==> flow/design.v <==
`timescale 1ns/1ps
`default_nettype none
module multiplier #(parameter WIDTH=256) (
    input wire clk_in,
    input wire rst_in,
    input wire [WIDTH-1:0] a_in,
    input wire [WIDTH-1:0] b_in,
    input wire valid_in,
    output logic [WIDTH*2-1:0] c_out,
    output logic valid_out,
    output logic busy_out
    );
    typedef enum {IDLE=0,COMPUTING=1,DONE=2} fsm_state;
    fsm_state state;
    logic [$clog2(WIDTH)-1:0] index;
    always_ff @(posedge clk_in) begin
        if (rst_in) begin
            c_out <= 0;
            index <= 0;
            state <= IDLE;
            valid_out <= 0;
            busy_out <= 0;
        end else begin
            case (state)
                IDLE: begin
                    if (valid_in) begin
                        c_out <= 0;
                        index <= 0;
                        state <= COMPUTING;
                        busy_out <= 1;
                    end
                end
                COMPUTING: begin
                    if (b_in[index] == 1'b1) begin
                        c_out <= c_out + (a_in << index);  
                    end
                    if (index == WIDTH-1) begin
                        valid_out <= 1;
                        busy_out <= 0;
                        state <= DONE;
                    end
                    index <= index+1;
                end
                DONE: begin
                    valid_out <= 0;
                    state <= IDLE;
                end
            endcase
        end
    end
endmodule
`default_nettype wire
`timescale 1ns/1ps
`default_nettype none
module mont_reduction #(parameter WIDTH=512)
    (input wire clk_in,
     input wire rst_in,
     input wire [WIDTH*2:0] x_mont,
     input wire [WIDTH-1:0] N,
     input wire [WIDTH:0] R,  
     input wire [WIDTH-1:0] N_prime,  
     input wire valid_in,
     output logic [WIDTH-1:0] x_out,
     output logic valid_out,
     output logic busy_out
    );
    logic [WIDTH:0] R_length;
    assign R_length = WIDTH;
    logic signed [WIDTH:0] m;
    logic signed [WIDTH*2:0] t;
    logic mult_valid_in, mult_valid_out, mult_busy;
    logic [WIDTH:0] mult_a, mult_b;
    logic [WIDTH*2+1:0] mult_out;
    multiplier #(.WIDTH(WIDTH+1))
     multiplier(
        .clk_in(clk_in),
        .rst_in(rst_in),
        .a_in(mult_a),
        .b_in(mult_b),
        .valid_in(mult_valid_in),
        .c_out(mult_out),
        .valid_out(mult_valid_out),
        .busy_out(mult_busy)
     );
    typedef enum  {IDLE=0,FIRST_OP=1,SETUP_SECOND=2,SECOND_OP=3,CHECK=4,DONE=5} fsm_state;
    fsm_state state;
    always_ff @(posedge clk_in) begin 
        if (rst_in) begin
            m <= 0;
            t <= 0;
            state <= IDLE;
            busy_out <= 1'b0;
            valid_out <= 1'b0;
            mult_valid_in <= 1'b0;
        end else begin
            case (state)
                IDLE: begin
                    if (valid_in) begin
                        mult_a <= x_mont[WIDTH:0];
                        mult_b <= N_prime;
                        mult_valid_in <= 1'b1;
                        state <= FIRST_OP;
                        busy_out <= 1'b1;
                    end
                end 
                FIRST_OP: begin
                    if (mult_valid_out) begin
                        state <= SETUP_SECOND;
                        m <= mult_out[WIDTH-1:0];
                    end
                    mult_valid_in <= 1'b0;
                end
                SETUP_SECOND: begin
                    mult_a <= m;
                    mult_b <= {1'b0,N};
                    mult_valid_in <= 1'b1;
                    state <= SECOND_OP;
                end
                SECOND_OP: begin
                    if (mult_valid_out) begin
                        t <= $signed({1'b0,x_mont}) - $signed(mult_out) >>> R_length;
                        state <= CHECK;
                    end
                    mult_valid_in <= 0;
                end
                CHECK: begin
                    if (t < 0) begin
                        x_out <= t + $signed({1'b0,N});
                    end else begin
                        x_out <= t[WIDTH-1:0];
                    end
                    valid_out <= 1'b1;
                    state <= DONE;
                    busy_out <= 1'b0;
                end
                DONE: begin
                    valid_out <= 1'b0;
                    state <= IDLE;
                end
            endcase       
        end
    end
endmodule
`default_nettype wire
`timescale 1ns/1ps
`default_nettype none
module mod_exponent #(parameter WIDTH = 64) (
    input wire clk_in,
    input wire rst_in,
    input wire [WIDTH-1:0] base,
    input wire [WIDTH-1:0] exponent,
    input wire [WIDTH-1:0] modulo,
    input wire [WIDTH-1:0] inv_modulo,  
    input wire [WIDTH:0] R,  
    input wire [WIDTH-1:0] start_product,  
    input wire valid_in,
    input wire ready_in,  
    output logic [WIDTH-1:0] c_out,
    output logic valid_out,
    output logic busy_out
    );
    typedef enum {IDLE=0,COMPUTING=1,DONE=2,UPDATE_PRODUCT=3,REDUCE=5,UPDATE_BASE=4,NEXT=6,LAST_REDUCTION=7,WAITING=8,MULTIPLIER_START=9,MULTIPLIER_DONE=10} states;
    states state;
    logic [WIDTH-1:0] running_product, current_base;
    logic [$clog2(WIDTH)-1:0] current_index;
    logic [WIDTH*2:0] reduce_input1, reduce_input2;
    logic [WIDTH-1:0] reduce_output1, reduce_output2;
    logic finished, finished2;  
        logic mult_valid_in, mult_valid_out, mult_busy;
    logic [WIDTH-1:0] mult_a, mult_b;
    logic [WIDTH*2-1:0] mult_out;
    multiplier #(.WIDTH(WIDTH))
     multiplier(
        .clk_in(clk_in),
        .rst_in(rst_in),
        .a_in(mult_a),
        .b_in(mult_b),
        .valid_in(mult_valid_in),
        .c_out(mult_out),
        .valid_out(mult_valid_out),
        .busy_out(mult_busy)
     );
    logic [WIDTH-1:0] mark_a, mark_b;
    logic [WIDTH*2-1:0] mark_out;
    logic markiplier_valid_in, markiplier_valid_out, markiplier_busy;
    multiplier #(.WIDTH(WIDTH))
     markiplier(.clk_in(clk_in),
                .rst_in(rst_in),
                .a_in(mark_a),
                .b_in(mark_b),
                .valid_in(markiplier_valid_in),
                .c_out(mark_out),
                .valid_out(markiplier_valid_out),
                .busy_out(markiplier_busy)
                );
    logic reduction_valid_in, reduction_valid_out, reduction_busy;
    mont_reduction #(.WIDTH(WIDTH))
     reduction(.clk_in(clk_in),
                .rst_in(rst_in),
                .x_mont(mult_out),
                .N(modulo),
                .R(R),
                .N_prime(inv_modulo),
                .valid_in(mult_valid_out),
                .x_out(reduce_output1),
                .valid_out(reduction_valid_out),
                .busy_out(reduction_busy)
     );
    logic reduction2_valid_in, reduction2_valid_out, reduction2_busy;
    mont_reduction #(.WIDTH(WIDTH))
     reduction2(.clk_in(clk_in),
                .rst_in(rst_in),
                .x_mont(mark_out),
                .N(modulo),
                .R(R),
                .N_prime(inv_modulo),
                .valid_in(markiplier_valid_out),
                .x_out(reduce_output2),
                .valid_out(reduction2_valid_out),
                .busy_out(reduction2_busy)
     );
    always_ff @(posedge clk_in) begin
        if (rst_in) begin
            running_product <= start_product;
            current_index <= 0;
            state <= IDLE;
            busy_out <= 0;
            finished <= 0;
            finished2 <= 0;
            valid_out <= 0;
            mult_valid_in <= 0;
            markiplier_valid_in <= 0;
        end else begin
            case (state)
                IDLE: begin
                    if (valid_in) begin
                        state <= COMPUTING;
                        running_product <= start_product;
                        current_index <= 0;
                        current_base <= base; 
                        busy_out <= 1;
                    end
                end 
                COMPUTING: begin
                    if (exponent[current_index] == 1) begin
                        state <= UPDATE_PRODUCT;
                    end else begin
                        state <= UPDATE_BASE;
                    end
                    finished <= 0;
                end
                UPDATE_BASE: begin
                    mult_a <= current_base;
                    mult_b <= current_base;
                    mult_valid_in <= 1'b1;
                    state <= REDUCE;
                end
                UPDATE_PRODUCT: begin
                    mult_a <= current_base;
                    mult_b <= current_base;
                    mult_valid_in <= 1'b1;
                    mark_a <= current_base;
                    mark_b <= running_product;
                    markiplier_valid_in <= 1'b1;
                    state <= REDUCE;
                end
                REDUCE: begin
                    if (exponent[current_index] == 1) begin
                        if (reduction_valid_out) begin
                            finished <= 1'b1;
                            current_base <= reduce_output1;
                        end
                        if (reduction2_valid_out) begin
                            finished2 <= 1'b1;
                            running_product <= reduce_output2;
                        end
                        if (finished == 1'b1 && finished2 == 1'b1) begin
                            state <= NEXT;
                        end
                        mult_valid_in <= 0;
                        markiplier_valid_in <= 0;
                    end else begin
                        if (reduction_valid_out) begin
                            finished <= 1'b1;
                            current_base <= reduce_output1;
                        end
                        if (finished) begin
                            state <= NEXT;
                        end
                        mult_valid_in <= 0;
                    end
                end
                NEXT: begin
                    current_index <= current_index + 1;
                    if (current_index == WIDTH-1) begin
                        state <= LAST_REDUCTION;
                    end else begin
                        state <= COMPUTING;
                    end
                    finished <= 0;
                end
                LAST_REDUCTION: begin
                    mark_a <= running_product;  
                    mark_b <= 1'b1;
                    markiplier_valid_in <= 1'b1;
                    state <= WAITING;
                end
                WAITING: begin
                    markiplier_valid_in <= 1'b0;
                    if (reduction2_valid_out) begin
                        c_out <= reduce_output2;
                        valid_out <= 1;
                        busy_out <= 0;
                        state <= DONE;
                    end
                end
                DONE: begin
                    if (ready_in) begin 
                        state <= IDLE;
                        valid_out <= 0;
                    end
                end
            endcase
        end
    end
endmodule
`default_nettype wire
# Step by step through the tools: mod_exponent
# Tool output for the design above, in the order of the flow.
# Lines are those of the file above, counted from 1.
# Cell names lack the library's common part.
# Not given: n/a
[inputs]
top = "mod_exponent"
clk_port = "clk_in"
cell_library = "sky130hd"
pvt_corner = "tt_025C_1v80"

# Word-level counts
# Source: Yosys, flattened and elaborated, memories not mapped. Widths are those after wreduce. Registers that Yosys merges into a memory's read port (data or address) are not register bits. Print and check cells do not count.
[classes]
n_addsub = 13
compare = 2
eq_ne = 59
shifts = 9
n_mux = 96
n_logic = 1
reduce_logical = 83
[op_table]
columns = ["operator", "n"]
rows = [
  ["2-to-1 mux 32 bit", 20],
  ["parallel mux 130 bit (select 2 bit)", 2],
  ["parallel mux 65 bit (select 2 bit)", 4],
  ["2-to-1 mux 130 bit", 4],
  ["parallel mux 128 bit (select 2 bit)", 2],
  ["parallel mux 64 bit (select 2 bit)", 4],
  ["2-to-1 mux 128 bit", 4],
  ["2-to-1 mux 64 bit", 8],
  ["parallel mux 32 bit (select 6 bit)", 2],
  ["parallel mux 32 bit (select 3 bit)", 4],
  ["== test 32 x 2 -> 1 bit (second input constant)", 10],
  ["subtractor 129 x 130 -> 130 bit", 2],
  ["adder 130 bit", 2],
  ["<< shifter 65 x 7 -> 130 bit", 2],
  ["2-to-1 mux 65 bit", 4],
  ["adder 128 bit", 2],
  ["== test 32 x 3 -> 1 bit (second input constant)", 8],
  ["<< shifter 64 x 6 -> 128 bit", 2],
  ["parallel mux 32 bit (select 8 bit)", 1],
  ["== test 32 x 1 -> 1 bit (second input constant)", 7],
  ["logical NOT 32 bit", 7],
  ["variable part select 64 x 6 -> 1 bit", 3],
  ["< comparator 66 x 1 -> 1 bit (second input constant)", 2],
  ["variable part select 65 x 7 -> 1 bit", 2],
  ["adder 64 bit", 2],
  ["AND reduction 2 bit", 21],
  ["AND reduction 3 bit", 14],
  ["nonzero test 2 bit", 19],
]
# Other operator kinds: 25; their cells: 99.
[word_totals]
register_bits = 1818
in_bits = 389
out_inout_bits = 66

# Logic depth
# Longest topological path by Yosys (ltp), each cell counted once; first at word level (registers and memories cut), then after technology mapping (sequential cells cut; the memories' decode and read muxes count).
[logic_depth]
depth_word = 4
ABC_AREA = 0
depth_mapped = 32
mapped_depth_nobuf = 27

# After synthesis
# The flow's flattened synthesis, as Yosys stat reports it; memories are mapped. The netlist is that of the ABC_AREA named above (0 if unset); the other value can give another one.
[synth_totals]
cell_count = 15632
mapped_area_um2 = 132744.8
flip_flops = 1623
buf_cells = 967
[by_type]
columns = ["cell_type", "n", "type_area_um2"]
rows = [
  ["edfxtp_1", 770, 2.31E+04],
  ["dfxtp_1", 853, 1.71E+04],
  ["ha_1", 899, 1.12E+04],
  ["a21oi_1", 1596, 7.99E+03],
  ["mux2_2", 693, 7.8E+03],
  ["nand2_1", 1857, 6.97E+03],
  ["mux4_2", 267, 6.01E+03],
  ["nor2_1", 1339, 5026.07],
  ["o21ai_0", 882, 4.41E+03],
  ["xnor2_1", 479, 4.2E+03],
  ["mux2i_1", 408, 4.08E+03],
  ["a21o_1", 493, 3701.05],
  ["clkbuf_1", 773, 2.9E+03],
  ["xor2_1", 268, 2.35E+03],
  ["nand4_1", 368, 2.3E+03],
  ["inv_1", 568, 2.13E+03],
  ["a22o_1", 203, 1.78E+03],
  ["o21bai_1", 236, 1.77E+03],
]
# Not listed: further types 94, cells in them 2680.
# The figures by module come from a second, unflattened synthesis with its own total; it is not the netlist above.
[unflattened]
cells_unflattened = 16567
hier_area_um2 = 135832.8
# Rows give one instance, submodules left out.
[by_module]
columns = ["mod", "instances", "cells", "area_um2", "mod_seq_area_um2"]
rows = [
  ["mont_reduction #(WIDTH=64)", 2, 2664, 23651.4, 8558.2],
  ["multiplier #(WIDTH=65)", 2, 2673, 18465.2, 2842.7],
  ["multiplier #(WIDTH=64)", 2, 2468, 17958.5, 2782.7],
  ["mod_exponent", 1, 957, 15682.5, 11951.5],
]

# Path before layout
# Source: OpenSTA report_checks on the synthesized netlist (no wires, ideal clock, input and output delay 20% of the period each), path of least setup slack; recovery checks are left aside. Register names are those of the netlist, which keeps one name where synthesis merged equal registers.
[synth_path]
path_type = "in2reg"
startpoint = "input port rst_in"
endpoint = "register reduction.mult_a[0]"
clock_period_ps = 10000
setup_time_ps = 776
t_first_pin_ps = 2000
t_arrival_ps = 11351
required_time_ps = 9224
slack_ps = -2127
delay_ps = 10127
driving_pins = 4
n_path_buf = 3
period_less_setup_slack_ps = 12127
# "delay_ps" = arrival - input delay + setup time.
# "driving_pins" counts driving pins, that of a launching flip-flop among them; a cell with two outputs on the path counts twice.
# "period_less_setup_slack_ps" = period - worst setup slack (recovery checks aside). The figure is calculated, with input and output delays left at 20% of the set period.
# The rows between start and end are the longest chain of elaborated cells between them; the timing report does not say that the signal goes this way. Where chains are equally long, one stands for them.
# Each line given opens the expression or statement behind the cell; cells for indexed reads and writes are added by Yosys, which also makes memories of some case tables.
[synth_between]
path_cell_list = "clkbuf_1 -> clkbuf_1 -> buf_1 -> nor3_1"
elab_chain_cells = 2
[synth_lines]
columns = ["element", "line", "rtl"]
rows = [
  ["from (decl)", 149, "input wire rst_in,"],
  ["NOT 1 bit", "n/a", ""],
  ["AND reduction 3 bit", "n/a", ""],
  ["to (assign)", 99, "mult_a <= x_mont[WIDTH:0];"],
  ["to (assign)", 114, "mult_a <= m;"],
  ["to (decl)", 72, "logic [WIDTH:0] mult_a, mult_b;"],
]

# Timing after layout
# From the final timing report of run A: the path of least setup slack in the routed layout; clock arrival at registers is part of the times.
# The report prints the path's times to 10 ps; the period is as set.
[layout_path]
path_type = "reg2reg"
startpoint = "register multiplier.index[1]"
endpoint = "register multiplier.c_out[126]"
clock_period_ps = 8750
setup_time_ps = 110
t_first_pin_ps = 970
t_arrival_ps = 8850
required_time_ps = 9610
slack_ps = 760
driving_pins = 25
n_path_buf = 1
# The rows between start and end are the longest chain of elaborated cells between them; the timing report does not say that the signal goes this way. Where chains are equally long, one stands for them.
# A register here has more assigning lines than the two given.
[layout_between]
path_cell_list = "dfxtp_4 -> buf_4 -> mux2_2 -> o21ai_0 -> mux2i_1 -> mux2i_1 -> nor2_1 -> nor2_1 -> o22ai_1 -> ha_1 -> nand2_1 -> nor2_1 -> nand2_1 -> nor4_1 -> o31ai_1 -> a21oi_1 -> and3b_1 -> a31oi_1 -> o21ai_1 -> nor3b_1 -> a31oi_1 -> o31ai_1 -> a311oi_1 -> xnor2_1 -> a22o_1"
elab_chain_cells = 4
[layout_lines]
columns = ["element", "line", "rtl"]
rows = [
  ["from (decl)", 15, "logic [$clog2(WIDTH)-1:0] index;"],
  ["from (assign)", 19, "index <= 0;"],
  ["from (assign)", 42, "index <= index+1;"],
  ["<< shifter 64 x 6 -> 128 bit", 35, "c_out <= c_out + (a_in << index);"],
  ["adder 128 bit", 35, ""],
  ["2-to-1 mux 128 bit", 34, "if (b_in[index] == 1'b1) begin"],
  ["parallel mux 128 bit (select 2 bit)", 24, "case (state)"],
  ["to (assign)", 27, "c_out <= 0;"],
  ["to (assign)", 35, ""],
  ["to (decl)", 9, "output logic [WIDTH*2-1:0] c_out,"],
]

# Measured data: module mod_exponent, platform sky130hd, 6 stored runs of the flow under differing settings, order arbitrary. Input and output delays are each 20% of the period that was set; the output load is 0.01 pF.
# "clock_period_reached_ps" = clock period - worst setup slack. The figure is calculated, with input and output delays left at 20% of the set period.
# "worst_path_allowed_less_slack_ps" means the part of the period allowed to the worst setup path (the constraints hold back 20% at inputs and 20% at outputs) less its slack; where the path has registers, the arrival times of their clocks count too.
# "worst_path_allowed_less_slack_ps" is known to 10 ps.

[[run]]
name = "run A"
[run.settings]
CORE_UTILIZATION = 30
PLACE_DENSITY = 0.4
period_ns = 8.75
CAP_MARGIN = 20
CORE_MARGIN = 2
SLEW_MARGIN = 20
[run.results]
yosys.chip_area_um2 = 132744.8
final_stdcell_area_um2 = 150449.0
final_setup_ws_ps = 761
worst_path_allowed_less_slack_ps = 7990
path_kind = "reg2reg"
final_hold_ws_ps = 451
clock_period_reached_ps = 7989
die_area_um2 = 447822.0
timing.setup.tns_ps = 0

[[run]]
name = "run B"
[run.settings]
CELL_PAD_IN_SITES_GLOBAL_PLACEMENT = 1
CORE_UTILIZATION = 28
PLACE_DENSITY_LB_ADDON = 0.15
SETUP_SLACK_MARGIN = 0.83
SLEW_MARGIN = 30
period_ns = 15.6
CAP_MARGIN = 20
CORE_MARGIN = 2
[run.results]
yosys.chip_area_um2 = 132744.8
final_stdcell_area_um2 = 149938.0
final_setup_ws_ps = 6917
worst_path_allowed_less_slack_ps = 8680
path_kind = "reg2reg"
final_hold_ws_ps = 441
clock_period_reached_ps = 8683
die_area_um2 = 479612.0
timing.setup.tns_ps = 0

[[run]]
name = "run C"
[run.settings]
CORE_UTILIZATION = 30
PLACE_DENSITY = 0.4
SETUP_SLACK_MARGIN = 0.72
period_ns = 8.75
CAP_MARGIN = 20
CORE_MARGIN = 2
SLEW_MARGIN = 20
[run.results]
yosys.chip_area_um2 = 132744.8
final_stdcell_area_um2 = 150363.0
final_setup_ws_ps = 1099
worst_path_allowed_less_slack_ps = 7650
path_kind = "reg2reg"
final_hold_ws_ps = 451
clock_period_reached_ps = 7651
die_area_um2 = 447822.0
timing.setup.tns_ps = 0

[[run]]
name = "run D"
[run.settings]
CAP_MARGIN = 30
CORE_MARGIN = 6
CTS_CLUSTER_SIZE = 96
GPL_TIMING_DRIVEN = 0
HOLD_SLACK_MARGIN = -0.1
period_ns = 6.2
CORE_UTILIZATION = 40
SLEW_MARGIN = 20
[run.results]
yosys.chip_area_um2 = 132744.8
final_stdcell_area_um2 = 161594.0
final_setup_ws_ps = -382
worst_path_allowed_less_slack_ps = 6580
path_kind = "reg2reg"
final_hold_ws_ps = 450
clock_period_reached_ps = 6582
die_area_um2 = 345832.0
timing.setup.tns_ps = -2486

[[run]]
name = "run E"
[run.settings]
ABC_AREA = 1
CAP_MARGIN = 40
CELL_PAD_IN_SITES_DETAIL_PLACEMENT = 0
CELL_PAD_IN_SITES_GLOBAL_PLACEMENT = 3
CORE_MARGIN = 5
CORE_UTILIZATION = 36
GPL_ROUTABILITY_DRIVEN = 0
GPL_TIMING_DRIVEN = 0
HOLD_SLACK_MARGIN = -0.03
MAX_ROUTING_LAYER = "met5"
PLACE_DENSITY_LB_ADDON = 0.14
SETUP_SLACK_MARGIN = 3.86
SLEW_MARGIN = 5
TNS_END_PERCENT = 45
period_ns = 13.9
[run.results]
yosys.chip_area_um2 = 159917.1
final_stdcell_area_um2 = 180715.0
final_setup_ws_ps = 6678
worst_path_allowed_less_slack_ps = 7220
path_kind = "reg2reg"
final_hold_ws_ps = 429
clock_period_reached_ps = 7222
die_area_um2 = 457645.0
timing.setup.tns_ps = 0

[[run]]
name = "run F"
[run.settings]
CORE_ASPECT_RATIO = 1.95
CORE_UTILIZATION = 44
CTS_CLUSTER_DIAMETER = 130
GPL_TIMING_DRIVEN = 1
MAX_ROUTING_LAYER = "met5"
MIN_ROUTING_LAYER = "met1"
PLACE_DENSITY = 0.73
TNS_END_PERCENT = 45
period_ns = 7.34
CAP_MARGIN = 20
CORE_MARGIN = 2
SLEW_MARGIN = 20
[run.results]
outcome = "no final report: routing broke off with GRT-0116"
